==> flow/design.v <==
`timescale 1ns / 1ps
module receiver #(parameter clks_per_bit = 50)(
  input clk,
  input rst_n,
  input din,
  output reg [7:0] dout,
  output reg valid
    );
  reg [3:0] state;
  reg [13:0] counter1;
  reg [3:0] counter2;
  parameter IDLE = 3'b000;
  parameter START_BIT = 3'b001;
  parameter DATA_BIT = 3'b010;
  parameter STOP_BIT = 3'b011;
  always @(posedge clk) begin
  if(!rst_n) begin
    dout <= 0;
    valid <= 0;
    state <= 0;
    counter1 <= 0;
    counter2 <= 0;
  end
  else
  case(state)
  IDLE: begin
    counter1 <= 0;
    counter2 <= 0;
    valid <= 1'b0;
    if(din == 1'b0) begin
      state <= START_BIT;
    end
    else begin
      state <= IDLE;
    end  
  end
  START_BIT: begin
    if(counter1 < clks_per_bit/2) begin
      counter1 <= counter1+1;
      state <= START_BIT; 
    end
    else begin
      counter1 <= 0;
      state <= DATA_BIT;
    end
  end
  DATA_BIT: begin
    if(counter1 <= clks_per_bit)begin
      counter1 <= counter1+1;
      state <= DATA_BIT;
    end
    else begin
      counter1 <= 0;
      if(counter2 <= 4'b0111)begin
        dout[counter2] <= din;
        counter2 <= counter2+1;
      end
      else begin
        counter2 <= 0;
        state <= STOP_BIT;
      end
    end
  end
  STOP_BIT: begin
  if (din == 1'b1) begin
    if(counter1 <= clks_per_bit)begin
      valid <= 1'b0;
      counter1 <= counter1+1;
      state <= STOP_BIT;
    end
    else begin
      valid <= 1'b1;
      state <= IDLE;
    end
  end
  else begin
    state <= STOP_BIT;
  end
 end 
  endcase
  end  
endmodule
`timescale 1ns / 1ps
module transmitter #(parameter clks_per_bit = 50)(
  input clk,
  input rst_n,
  input valid,
  input [7:0] din,
  output reg dout,
  output reg done,
  output reg tx_busy,
  output reg valid_test
    );
  reg [3:0] state;
  reg [13:0] counter1;
  reg [3:0] counter2;
  reg [7:0] r_din;
  parameter IDLE = 3'b000;
  parameter START_BIT = 3'b001;
  parameter DATA_BIT = 3'b010;
  parameter STOP_BIT = 3'b011;
  always @(posedge clk) begin
    if(!rst_n) begin
      dout <= 0;
      done <= 0;
      tx_busy <= 0;
      valid_test <= 0;
      state <= 0;
      counter1 <= 0;
      counter2 <= 0;
      r_din <= 0;
    end
    else
    case (state)
    IDLE: begin
      counter2 <= 0;
      dout <= 1'b1;
      counter1 <= 0;
      done <= 0;
      valid_test = 0;
        if(valid) begin 
          state <= START_BIT;
          r_din <= din;
          tx_busy <= 1;
        end
        else begin
          state <= IDLE;
        end 
    end   
    START_BIT: begin
      if(counter1 <= clks_per_bit-1) begin
        counter1 <= counter1 + 1;
        state <= START_BIT;
      end
      else begin
        dout <= 1'b0;
        counter1 <= 0;
        state <= DATA_BIT;
      end
    end
    DATA_BIT: begin
      if(counter1 <= clks_per_bit-1) begin
        counter1 <= counter1 + 1;
        state <= DATA_BIT; 
      end 
      else begin
        counter1 <= 0;
        if(counter2 <= 4'b0111) begin
            dout <= r_din[counter2];
            counter2 <= counter2 + 1;
            state <= DATA_BIT;
          end 
          else begin
            counter2 <= 0;
            state <= STOP_BIT;
          end
      end        
    end    
    STOP_BIT: begin
      if(counter1 <= clks_per_bit-1) begin
        dout <= 1'b1;
        counter1 <= counter1 + 1;
        done <= 1'b0; 
        state <= STOP_BIT;
      end
      else begin
        counter1 <= 0;
        done <= 1'b1; 
        state <= IDLE;
        tx_busy <= 0;
      end
    end
    endcase  
  end  
endmodule
`timescale 1ns / 1ps
module connection_receiver_master(
  input clk,
  input rst_n,
  input valid_tx,
  input [7:0] dout,
  input pready,
  output reg [1:0] pselx_m,
  output reg [31:0] pwdata_m,
  output reg [31:0] paddr_m,
  output reg pwrite_m,
  output reg valid
    );
  reg [2:0] state;
  reg [2:0] count1;
  reg [2:0] count2;
  parameter IDLE = 3'b000;
  parameter SEL = 3'b001;
  parameter WR_EN = 3'b010;
  parameter DATA = 3'b011;
  parameter ADDR = 3'b100;
  parameter WAIT = 3'b101;
always @(posedge clk) begin
if(!rst_n) begin
  pselx_m <= 0;
  pwdata_m <= 0;
  paddr_m <= 0;
  pwrite_m <= 0;
  valid <= 0;
  state <= 0;
  count1 <= 0;
  count2 <= 0;
end
else
case(state)
IDLE: begin
  pselx_m <= 0;
  pwdata_m <= 0;
  paddr_m <= 0;
  pwrite_m <= 0;
  valid <= 0;
  count1 <= 0;
  count2 <= 0; 
  state <= SEL;           
end
SEL: begin
  if(valid_tx == 1'b1) begin
    pselx_m <= dout[1:0];
    state <= WR_EN;
  end
  else
    state <= SEL;
end
WR_EN: begin
  if(valid_tx == 1'b1)begin
    pwrite_m <= dout[0];
    state <= DATA; 
  end
  else
    state <= WR_EN;  
end
DATA: begin
  if(valid_tx == 1'b1) begin 
    if(count1 < 3)begin
      pwdata_m[32-(count1*8)-1 -:8] <= dout;
      count1 <= count1+1;
      state <= DATA;  
    end else begin
      pwdata_m[32-(count1*8)-1 -:8] <= dout;
      count1 <= 0;
      state <= ADDR;  
    end
  end
end
ADDR: begin
  if(valid_tx == 1'b1) begin
    if(count2 < 3)begin
      paddr_m[32-(count2*8)-1 -:8] <= dout;
      count2 <= count2+1; 
      state <= ADDR;
      valid <= 1'b0;
    end else begin
      paddr_m[32-(count2*8)-1 -:8] <= dout;
      count2 <= 0;
      valid <= 1'b1;
      state <= WAIT;      
    end
  end 
 end
WAIT: begin
    valid <= 0;
    if(pready) begin
      state <= IDLE;
    end
end 
endcase
end   
endmodule
`timescale 1ns / 1ps
module apb_master(
  input pclk,
  input prst_n,
  input pwrite_m,
  input [31:0] pwdata_m,
  input [31:0] paddr_m,
  input [1:0] pselx_m,
  input pready,  
  input valid,
  output pwrite_s,
  output [1:0] pselx_s,
  output reg penable,
  output [31:0] paddr_s,
  output [31:0] pwdata_s
    );
  reg [31:0] paddr_reg;
  reg pwrite_reg;
  reg [31:0] pwdata_reg;
  reg [1:0] pselx_reg;
  parameter IDLE = 2'b00;
  parameter SETUP = 2'b01;
  parameter ACCESS = 2'b10;
  reg [1:0] state;
always @(posedge pclk) begin
if(!prst_n) begin
  paddr_reg <= 0;
  pwrite_reg <= 0;
  pwdata_reg <= 0;
  pselx_reg <= 0;
  penable <= 0;
  state <= IDLE;
end
else
case(state)
IDLE: begin
  pselx_reg <= 0;
  penable <= 0;
    if(valid)begin
      state <= SETUP;
    end
    else
    state <= IDLE;
end
SETUP: begin
  pselx_reg <= pselx_m;
  penable <= 1'b0;
  state <= ACCESS;
end
ACCESS: begin
    penable <= 1'b1;
    if(pwrite_m == 1) begin   
      paddr_reg <= paddr_m;
      pwrite_reg <= pwrite_m;
      pwdata_reg <= pwdata_m;
    end
    if(pready) begin
     state <= IDLE;
     penable <= 1'b0;
    end
    else begin
      state <= ACCESS;
    end
end
endcase
end
  assign paddr_s = paddr_reg;
  assign pwrite_s = pwrite_reg;
  assign pwdata_s = pwdata_reg;
  assign pselx_s = pselx_reg;
endmodule
module demux_slave(
  input clk,
  input [1:0] sel,
  input [31:0] data,
  input [31:0] addr,
  output [65:0] psel_s1,
  output [65:0] psel_s2
);
assign psel_s1 = (sel == 2'b10)? {data, sel, addr} : 66'd0;
assign psel_s2 = (sel == 2'b01)? {data, sel, addr} : 66'd0;
endmodule
module mux_pready(
  input clk,
  input rst_n,
  input [1:0] sel,
  input pready_mas1,
  input pready_mas2,
  output reg pready
  );
  always @(posedge clk) begin
    if (!rst_n)
        pready <= 0;
    else if (sel == 2'b10)
        pready <= pready_mas1;
    else
        pready <= pready_mas2;
  end
  endmodule
module slave(
input penable,
input [31:0] pwdata_in,
input clk,
input rst_n,
input [1:0] psel,
input pready_tr_in,
input pwrite,
input [31:0] addr,
output reg [31:0] pwdata_out,
output reg valid_fsm,
output reg pready_out,
output reg [31:0] addr_out
);
reg [1:0] state;
  parameter IDLE = 2'b00;
  parameter NEXT = 2'b01;
  parameter WAIT_FOR_COMPLETION = 2'b10;
  parameter CLEANUP = 2'b11;
always @(posedge clk) begin
  if(!rst_n) begin
    pwdata_out <= 0;
    valid_fsm <= 0;
    pready_out <= 0;
    addr_out <= 0;
    state <= IDLE;
  end
  else
  case (state) 
  IDLE: begin
    pwdata_out <= 0;
    valid_fsm <= 0;
    pready_out <= 0;
    addr_out <= 0; 
      if(penable == 1'b1) begin
        state <= NEXT;
      end
   end   
  NEXT: begin   
          if(pwrite == 1'b1) begin
            pwdata_out <= pwdata_in;
            addr_out <= addr;
            valid_fsm <= 1'b1;
            pready_out <= 1'b1;  
            state <= WAIT_FOR_COMPLETION;
          end  
  end
  WAIT_FOR_COMPLETION: begin
        if (pready_out)
          state <= CLEANUP;  
  end
  CLEANUP: begin
     valid_fsm <= 1'b0;
     pready_out <= 0;
     state <= IDLE;
  end
  endcase
end    
endmodule
module connection_slave2_transmitter(
  input [31:0] data_in_s,
  input clk,
  input rst_n,
  input valid_fsm_s,
  input done,
  input tx_busy,
  input [31:0] addr_s,
  output reg valid,
  output reg [7:0] data_out,
  output reg pready_slave,
  output reg [31:0] addr_out
    );
   reg [3:0] counter;
   reg [1:0] state;
    always @(posedge clk) begin
      if(!rst_n) begin
        valid <= 0;
        data_out <= 0;
        pready_slave <= 0;
        addr_out <= 0;
        counter <= 0;
        state <= 0;
      end
      else
      case(state)
        0: begin
          valid <= 1'b0;
          pready_slave <= 1'b0;
          if(valid_fsm_s) begin
            state <= 1;
          end
          else begin
            state <= 0;
          end
        end
        1: begin
          addr_out <= addr_s;
          if(counter < 3) begin
            data_out <= data_in_s[32-(counter*8)-1 -:8];
            counter <= counter+1; 
            valid <= 1'b1;
            state <= 2;
          end
          else begin
            data_out <= data_in_s[32-(counter*8)-1 -:8];
            counter <= 0; 
            state <= 0;
          end
        end
        2: begin
          valid <= 1'b0;
          if(done) begin
            pready_slave <= 1'b1;
            state <= 1;
          end
          else begin
            state <= 2;
            pready_slave <= 1'b0;
          end
        end
       endcase      
    end
endmodule
`timescale 1ns / 1ps
module top(
  input clk,
  input rst_n,
  input din_rx,
  output dout_tx_s1,
  output dout_tx_s2,
  output [31:0] addr_tx_s1,
  output [31:0] addr_tx_s2
    );
  wire [7:0] dout_rx;
  wire valid_rx;
  wire [1:0] sel;
  wire [31:0] data;
  wire [31:0] addr_rx;
  wire en;
  wire valid_master;
  wire penable;
  wire pwrite_slave;
  wire pready_fsm;
  wire [1:0] psel_slave;
  wire pready_master;
  wire valid_slave;
  wire [31:0] addr_slave;
  wire test_valid;
  wire [31:0] din_tx;
  wire [31:0] data_fsm1;
  wire [31:0] data_fsm2;
  wire valid_fsm_s1;
  wire valid_fsm_s2;
  wire valid_tx;
  wire [7:0] data_tx;
  wire dout_tx_in;
  wire done;
  wire [31:0] addr_fsm1;
  wire [31:0] addr_fsm2;
  wire tx_busy;
  wire [65:0] psel_slave1;
  wire [65:0] psel_slave2;
  wire valid_tx2;
  wire [7:0] data_tx2;
  wire done2;
  wire tx_busy2;
  wire pready_fsm2;
  wire pready_fsm1;
  wire pready_fsm_mas;
  receiver dut0(
  .clk(clk),
  .rst_n(rst_n),
  .din(din_rx),
  .dout(dout_rx),
  .valid(valid_rx)
  );
  connection_receiver_master dut1(
  .clk(clk),
  .rst_n(rst_n),
  .valid_tx(valid_rx),
  .dout(dout_rx),
  .pselx_m(sel),
  .pwdata_m(data),
  .paddr_m(addr_rx),
  .pwrite_m(en),
  .pready(pready_fsm_mas),
  .valid(valid_master)
  );
  apb_master dut2(
  .pclk(clk),
  .prst_n(rst_n),
  .pwrite_m(en),
  .pwdata_m(data),
  .paddr_m(addr_rx),
  .pselx_m(sel),
  .pready(pready_fsm_mas),
  .valid(valid_master),
  .pwrite_s(pwrite_slave),
  .pselx_s(psel_slave),
  .penable(penable),
  .paddr_s(addr_slave),
  .pwdata_s(din_tx)
  );
  demux_slave dut3(
  .clk(clk),
  .sel(psel_slave),
  .data(din_tx),
  .addr(addr_slave),
  .psel_s1(psel_slave1),
  .psel_s2(psel_slave2)
  );
  mux_pready dut4(
  .clk(clk),
  .rst_n(rst_n),
  .sel(psel_slave),
  .pready(pready_fsm_mas),
  .pready_mas1(pready_fsm1),
  .pready_mas2(pready_fsm2)
  );
  slave dut5 (
  .penable(penable),
  .pwdata_in(psel_slave1[65:34]),
  .clk(clk),
  .rst_n(rst_n),
  .addr(psel_slave1[31:0]),
  .psel(psel_slave1[33:32]),
  .pready_tr_in(),
  .pwdata_out(data_fsm1),
  .valid_fsm(valid_fsm_s1),
  .pready_out(),
  .pwrite(pwrite_slave),
  .addr_out(addr_fsm1)
  );
  slave dut6 (
  .penable(penable),
  .pwdata_in(psel_slave2[65:34]),
  .clk(clk),
  .rst_n(rst_n),
  .addr(psel_slave2[31:0]),
  .psel(psel_slave2[33:32]),
  .pready_tr_in(),
  .pwdata_out(data_fsm2),
  .valid_fsm(valid_fsm_s2),
  .pready_out(),
  .pwrite(pwrite_slave),
  .addr_out(addr_fsm2)
  );
  connection_slave2_transmitter dut7(
  .data_in_s(data_fsm1),
  .clk(clk),
  .rst_n(rst_n),
  .addr_s(addr_fsm1),
  .valid_fsm_s(valid_fsm_s1),
  .valid(valid_tx),
  .data_out(data_tx),
  .done(done),
  .addr_out(addr_tx_s1),
  .tx_busy(tx_busy),
  .pready_slave(pready_fsm1)
    );
  connection_slave2_transmitter dut8(
  .data_in_s(data_fsm2),
  .clk(clk),
  .rst_n(rst_n),
  .addr_s(addr_fsm2),
  .valid_fsm_s(valid_fsm_s2),
  .valid(valid_tx2),
  .data_out(data_tx2),
  .done(done2),
  .addr_out(addr_tx_s2),
  .tx_busy(tx_busy2),
  .pready_slave(pready_fsm2)
    );    
  transmitter dut9(
  .clk(clk),
  .rst_n(rst_n),
  .valid(valid_tx),
  .din(data_tx),
  .dout(dout_tx_s1),
  .valid_test(),
  .tx_busy(tx_busy),
  .done(done)
  );
  transmitter dut10(
  .clk(clk),
  .rst_n(rst_n),
  .valid(valid_tx2),
  .din(data_tx2),
  .dout(dout_tx_s2),
  .valid_test(),
  .tx_busy(tx_busy2),
  .done(done2)
  );
endmodule
Reports on top
The steps from the RTL of top to its reports follow in flow order. Line numbers count from 1 in the design file above. Operators carry their Yosys type and port widths (W data, S select, Z words). The mark n/a stands for no value.

Top: top. Clock input: clk. Cell library: sky130hd. Library corner: tt_025C_1v80.

Word level
Yosys after proc, flatten, opt, wreduce and memory -nomap, before mapping. Memory bits, and registers merged into a memory's read port (data or address), are not among the register bits. Print and check cells are not counted.

For shift-type cells the number is 10. Under order comparisons stands 11. For mux-type cells the number is 123. The figure for eq/ne operators is 53. For reduce/logical cells the number is 73. For add/sub/neg operators the number is 29. Under bitwise gates (word level) stands 10.

Operators by type and width (number): $pmux W32 S2 (6); $mux W32 (6); $mux W66 (2); $add A32 B1 Y32 const B (4); $sub A32 B1 Y32 const B (4); $sub A32 B4 Y32 const B (4); $mux W14 (6); $neg A32 Y33 (2); $shift A8 B33 Y32 (2); $shift A8 B33 Y32 const A (2); $and A32 B32 Y32 (2); $or A32 B32 Y32 (2); $shiftx A32 B32 Y8 (2); $not A32 Y32 (2); $pmux W14 S4 (1); $pmux W14 S2 (2); $mux W4 (13); $pmux W4 S4 (3); $add A14 B1 Y14 const B (3); $le A14 B6 Y1 const B (3); $reduce_bool A2 Y1 (21); $reduce_and A2 Y1 (19); $mux W2 (17); $mux W1 (32); $ne A2 B2 Y1 const B (14); $eq A4 B2 Y1 const B (6); $pmux W1 S2 (12); $pmux W4 S2 (3).

Other operator kinds: 42; their cells: 114.

Under register bits after elaboration stands 473. For cells after elaboration the number is 361. Input bits: 3.

Depth
Depth = most cells in a row (Yosys ltp): at word level without a register or memory, in the mapped netlist without a sequential cell, where the memories' decode and read muxes count.

The entry for depth in word-level cells reads 11. Under ABC_AREA stands 0. The entry for gate-level depth with buffers reads 14. The entry for depth with buffers taken out reads 12.

Netlist
The flow's flattened synthesis, as Yosys stat reports it; memories are mapped. The netlist is that of the ABC_AREA named above (0 if unset); the other value can give another one. Totals and module areas in this step are rounded.

Cell types (number): sky130_fd_sc_hd__dfxtp_1 (483); sky130_fd_sc_hd__nor2_1 (307); sky130_fd_sc_hd__a22oi_1 (147); sky130_fd_sc_hd__nand2_1 (241); sky130_fd_sc_hd__mux2i_1 (73); sky130_fd_sc_hd__a21oi_1 (134); sky130_fd_sc_hd__mux4_2 (20); sky130_fd_sc_hd__ha_1 (34); sky130_fd_sc_hd__a22o_1 (48); sky130_fd_sc_hd__clkbuf_1 (109); sky130_fd_sc_hd__nand3_1 (44); sky130_fd_sc_hd__and3_1 (35); sky130_fd_sc_hd__inv_1 (47); sky130_fd_sc_hd__o21ai_0 (31); sky130_fd_sc_hd__nor3_1 (21); sky130_fd_sc_hd__nand2b_1 (13); sky130_fd_sc_hd__nor2b_1 (13); sky130_fd_sc_hd__a22o_2 (8).

Other cell types: 52; their cells: 174.

Chip area (Yosys): 18460 µm². For buffer cells the number is 129. Under flip-flop cells stands 483. For cells in the netlist the number is 1982.

By module: a second synthesis without flattening, with its own total; a netlist apart from the flattened one above.

For cell total of the unflattened synthesis the number is 2533. Area (unflattened synthesis): 22790 µm².

Rows give one instance, submodules left out.

Modules: slave (cells 305, area 2517 µm², instances 2, sequential area 1381 µm²); connection_receiver_master (cells 503, area 4466 µm², instances 1, sequential area 1602 µm²); connection_slave2_transmitter (cells 199, area 2081 µm², instances 2, sequential area 980.9 µm²); apb_master (cells 315, area 3108 µm², instances 1, sequential area 1421 µm²); transmitter (cells 172, area 1471 µm², instances 2, sequential area 660.6 µm²); receiver (cells 197, area 1733 µm², instances 1, sequential area 620.6 µm²); demux_slave (cells 161, area 1290 µm², instances 1, sequential area 0.0 µm²); mux_pready (cells 5, area 51.3 µm², instances 1, sequential area 20.0 µm²); top (cells 0, area 0.0 µm², instances 1, sequential area 0.0 µm²).

Path before layout
OpenSTA on the mapped netlist: ideal clock, no wires. The path of least setup slack (recovery checks aside). Input and output delay are each 20% of the period. Register names are those of the netlist, which keeps one name where synthesis merged equal registers.

Path type: register to register. From: reg dut1.count1[0]. To: reg dut1.pwdata_m[16]. The entry for clock period reads 5.0 ns. For library setup time the number is 0.060 ns. The entry for arrival time reads 3.344 ns. The entry for slack reads 1.597 ns. Under buffers on the path stands 1. For data required time the number is 4.940 ns. The figure for stages on the path is 13. Delay of the path: 3.404 ns. The figure for synthesis period reached is 3.403 ns.

"delay of the path" is the arrival time less input delay plus setup time. "stages on the path" counts driving pins, that of a launching flip-flop among them; a cell with two outputs on the path counts twice. "synthesis period reached" is the clock period less the worst setup slack; recovery checks do not enter. This is arithmetic on one report: input and output delays are still those of the set period (20% each). The rows between start and end are the longest chain of elaborated cells between them; the timing report does not say that the signal goes this way. Where chains are equally long, one stands for them. A line is the first line of the expression or statement that the cell stems from. Yosys adds cells for indexed reads and writes and turns some case tables into memories. At most two assigning lines are given for a register; there are more. Where a signal picks the word or bit written, the line may be left out of the assigning lines.

Cells stage by stage: sky130_fd_sc_hd__dfxtp_1 -> sky130_fd_sc_hd__buf_4 -> sky130_fd_sc_hd__inv_1 -> sky130_fd_sc_hd__ha_1 -> sky130_fd_sc_hd__nor2_1 -> sky130_fd_sc_hd__nand2b_1 -> sky130_fd_sc_hd__ha_1 -> sky130_fd_sc_hd__or3b_1 -> sky130_fd_sc_hd__a2111oi_2 -> sky130_fd_sc_hd__and4b_1 -> sky130_fd_sc_hd__or4b_4 -> sky130_fd_sc_hd__nor2_8 -> sky130_fd_sc_hd__a22o_2. Under length of the longest elaborated chain stands 11.

RTL lines, path after synthesis: start: declaration (RTL line 190) `reg [2:0] count1;`; start: assignment (RTL line 206) `count1 <= 0;`; start: assignment (RTL line 241) `count1 <= count1+1;`; $sub A6 B6 Y7 (RTL line 240) `pwdata_m[32-(count1*8)-1 -:8] <= dout;`; $sub A32 B1 Y32 (RTL line 240); $add A32 B1 Y32 (RTL line 240); $sub A32 B4 Y32 (RTL line 240); $neg A32 Y33 (RTL line 240); $shift A8 B33 Y32 (RTL line 240); $not A32 Y32 (RTL line 240); $and A32 B32 Y32 (RTL line 240); $or A32 B32 Y32 (RTL line 240); $mux W32 (RTL line 238) `if(valid_tx == 1'b1) begin`; $pmux W32 S2 (RTL line 210) `case(state)`; end: assignment (RTL line 201) `pwdata_m <= 0;`; end: assignment (RTL line 213) `pwdata_m <= 0;`; end: declaration (RTL line 184) `output reg [31:0] pwdata_m,`.

Timing after layout
Path of least setup slack in the final report of job 1 (OpenROAD, finished layout, wires in). Where an end is a register, its clock arrival counts in the times.

Path type: input to register. From: in rst_n. To: reg dut2.pwdata_reg[31]. The figure for stages on the path is 6. The entry for arrival time reads 4.03 ns. For library setup time the number is 0.16 ns. For data required time the number is 5.44 ns. The entry for slack reads 1.41 ns. The entry for clock period reads 5.0 ns. Under buffers on the path stands 4.

Cells stage by stage: sky130_fd_sc_hd__clkbuf_1 -> sky130_fd_sc_hd__inv_1 -> sky130_fd_sc_hd__clkbuf_1 -> sky130_fd_sc_hd__clkbuf_1 -> sky130_fd_sc_hd__clkbuf_1 -> sky130_fd_sc_hd__a21oi_1. Under length of the longest elaborated chain stands 0.

RTL lines, path after layout: start: declaration (RTL line 499) `input rst_n,`; end: assignment (RTL line 302) `pwdata_reg <= 0;`; end: assignment (RTL line 328) `pwdata_reg <= pwdata_m;`; end: declaration (RTL line 292) `reg [31:0] pwdata_reg;`.

--- measured runs ---
Measured results for top: 2 stored runs of the Yosys and OpenROAD flow on sky130hd. The settings differ; the order carries no meaning. The constraints put input and output delay at 20% of the set period each and load the outputs with 0.01 pF. "clock period achieved": clock period set for the run, less the worst setup slack. It is reckoned from that one timing run; input and output delays stay at 20% of the period that was set. By "time used up by the worst setup path" is meant the share of the clock period that the worst setup path is allowed (20% is reserved at inputs, 20% at outputs), minus its slack. Clock arrival times at its registers enter into it. "total power after layout" rests on the timing tool's default activity at the inputs, not on a simulated workload. Measured values are rounded.

Files of job 1:
==> flow/run.sh <==
#!/bin/bash
# the make line also repeats the synthesis and layout settings of config.mk as NAME=value (left out here)
make -C /OpenROAD-flow-scripts/flow DESIGN_CONFIG=/design/flow/config.mk WORK_HOME=/design/flow/orfs CLKGATE_MAP_FILE= finish
==> flow/config.mk <==
export PLATFORM = sky130hd
export DESIGN_NAME = top
export DESIGN_NICKNAME = top
export VERILOG_FILES = /design/flow/design.v
export SDC_FILE = /design/flow/constraint.sdc
export NUM_CORES = 4
export LEC_CHECK = 0
export ABC_AREA = 0
export CAP_MARGIN = 5
export CELL_PAD_IN_SITES_DETAIL_PLACEMENT = 2
export CELL_PAD_IN_SITES_GLOBAL_PLACEMENT = 2
export CORE_MARGIN = 3
export CORE_UTILIZATION = 40
export CTS_CLUSTER_SIZE = 36
export GPL_ROUTABILITY_DRIVEN = 1
export GPL_TIMING_DRIVEN = 0
export HOLD_SLACK_MARGIN = -0.01
export MIN_ROUTING_LAYER = met1
export PLACE_DENSITY_LB_ADDON = 0.11
export SETUP_SLACK_MARGIN = 1.21
export SLEW_MARGIN = 30
export TNS_END_PERCENT = 85
==> flow/constraint.sdc <==
create_clock -name core_clock -period 5.0 [get_ports {clk}]
set_input_delay 1.0000 -clock core_clock [delete_from_list [all_inputs] [get_ports {clk}]]
set_output_delay 1.0000 -clock core_clock [all_outputs]
set_load 0.01 [all_outputs]

Results of job 1. The smallest setup slack is 1.406 ns. The cell area after synthesis stands at 18460 µm². For the worst hold slack in the final report the run shows 0.455 ns. The measured area of the die is 48770 µm². The post-route setup TNS stands at 0.000 ns. The total power after layout is 8.108 mW. The utilization after layout comes to 48.1%. The standard-cell area after routing is 21860 µm². The clock period achieved reads 3.594 ns. The measured time used up by the worst setup path is 2.59 ns. Critical path type: input to register.

Files of job 2:
==> flow/run.sh <==
#!/bin/bash
# the make line also repeats the synthesis and layout settings of config.mk as NAME=value (left out here)
make -C /OpenROAD-flow-scripts/flow DESIGN_CONFIG=/design/flow/config.mk WORK_HOME=/design/flow/orfs CLKGATE_MAP_FILE= finish
==> flow/config.mk <==
export PLATFORM = sky130hd
export DESIGN_NAME = top
export DESIGN_NICKNAME = top
export VERILOG_FILES = /design/flow/design.v
export SDC_FILE = /design/flow/constraint.sdc
export NUM_CORES = 4
export LEC_CHECK = 0
export CAP_MARGIN = 20
export CELL_PAD_IN_SITES_DETAIL_PLACEMENT = 0
export CELL_PAD_IN_SITES_GLOBAL_PLACEMENT = 3
export CORE_MARGIN = 2
export CORE_UTILIZATION = 16
export CTS_CLUSTER_SIZE = 41
export GPL_TIMING_DRIVEN = 0
export MAX_ROUTING_LAYER = met4
export MIN_ROUTING_LAYER = met1
export PLACE_DENSITY_LB_ADDON = 0.07
export SETUP_SLACK_MARGIN = -0.07
export SLEW_MARGIN = 35
==> flow/constraint.sdc <==
create_clock -name core_clock -period 2.74 [get_ports {clk}]
set_input_delay 0.5480 -clock core_clock [delete_from_list [all_inputs] [get_ports {clk}]]
set_output_delay 0.5480 -clock core_clock [all_outputs]
set_load 0.01 [all_outputs]

Results of job 2. The smallest setup slack is -0.383 ns. The cell area after synthesis stands at 18460 µm². For the worst hold slack in the final report the run shows 0.451 ns. The measured area of the die is 118100 µm². The post-route setup TNS stands at -8.830 ns. The total power after layout is 16.10 mW. The utilization after layout comes to 21.0%. The standard-cell area after routing is 24020 µm². The clock period achieved reads 3.123 ns. The measured time used up by the worst setup path is 3.12 ns. Critical path type: register to register.
--- end ---
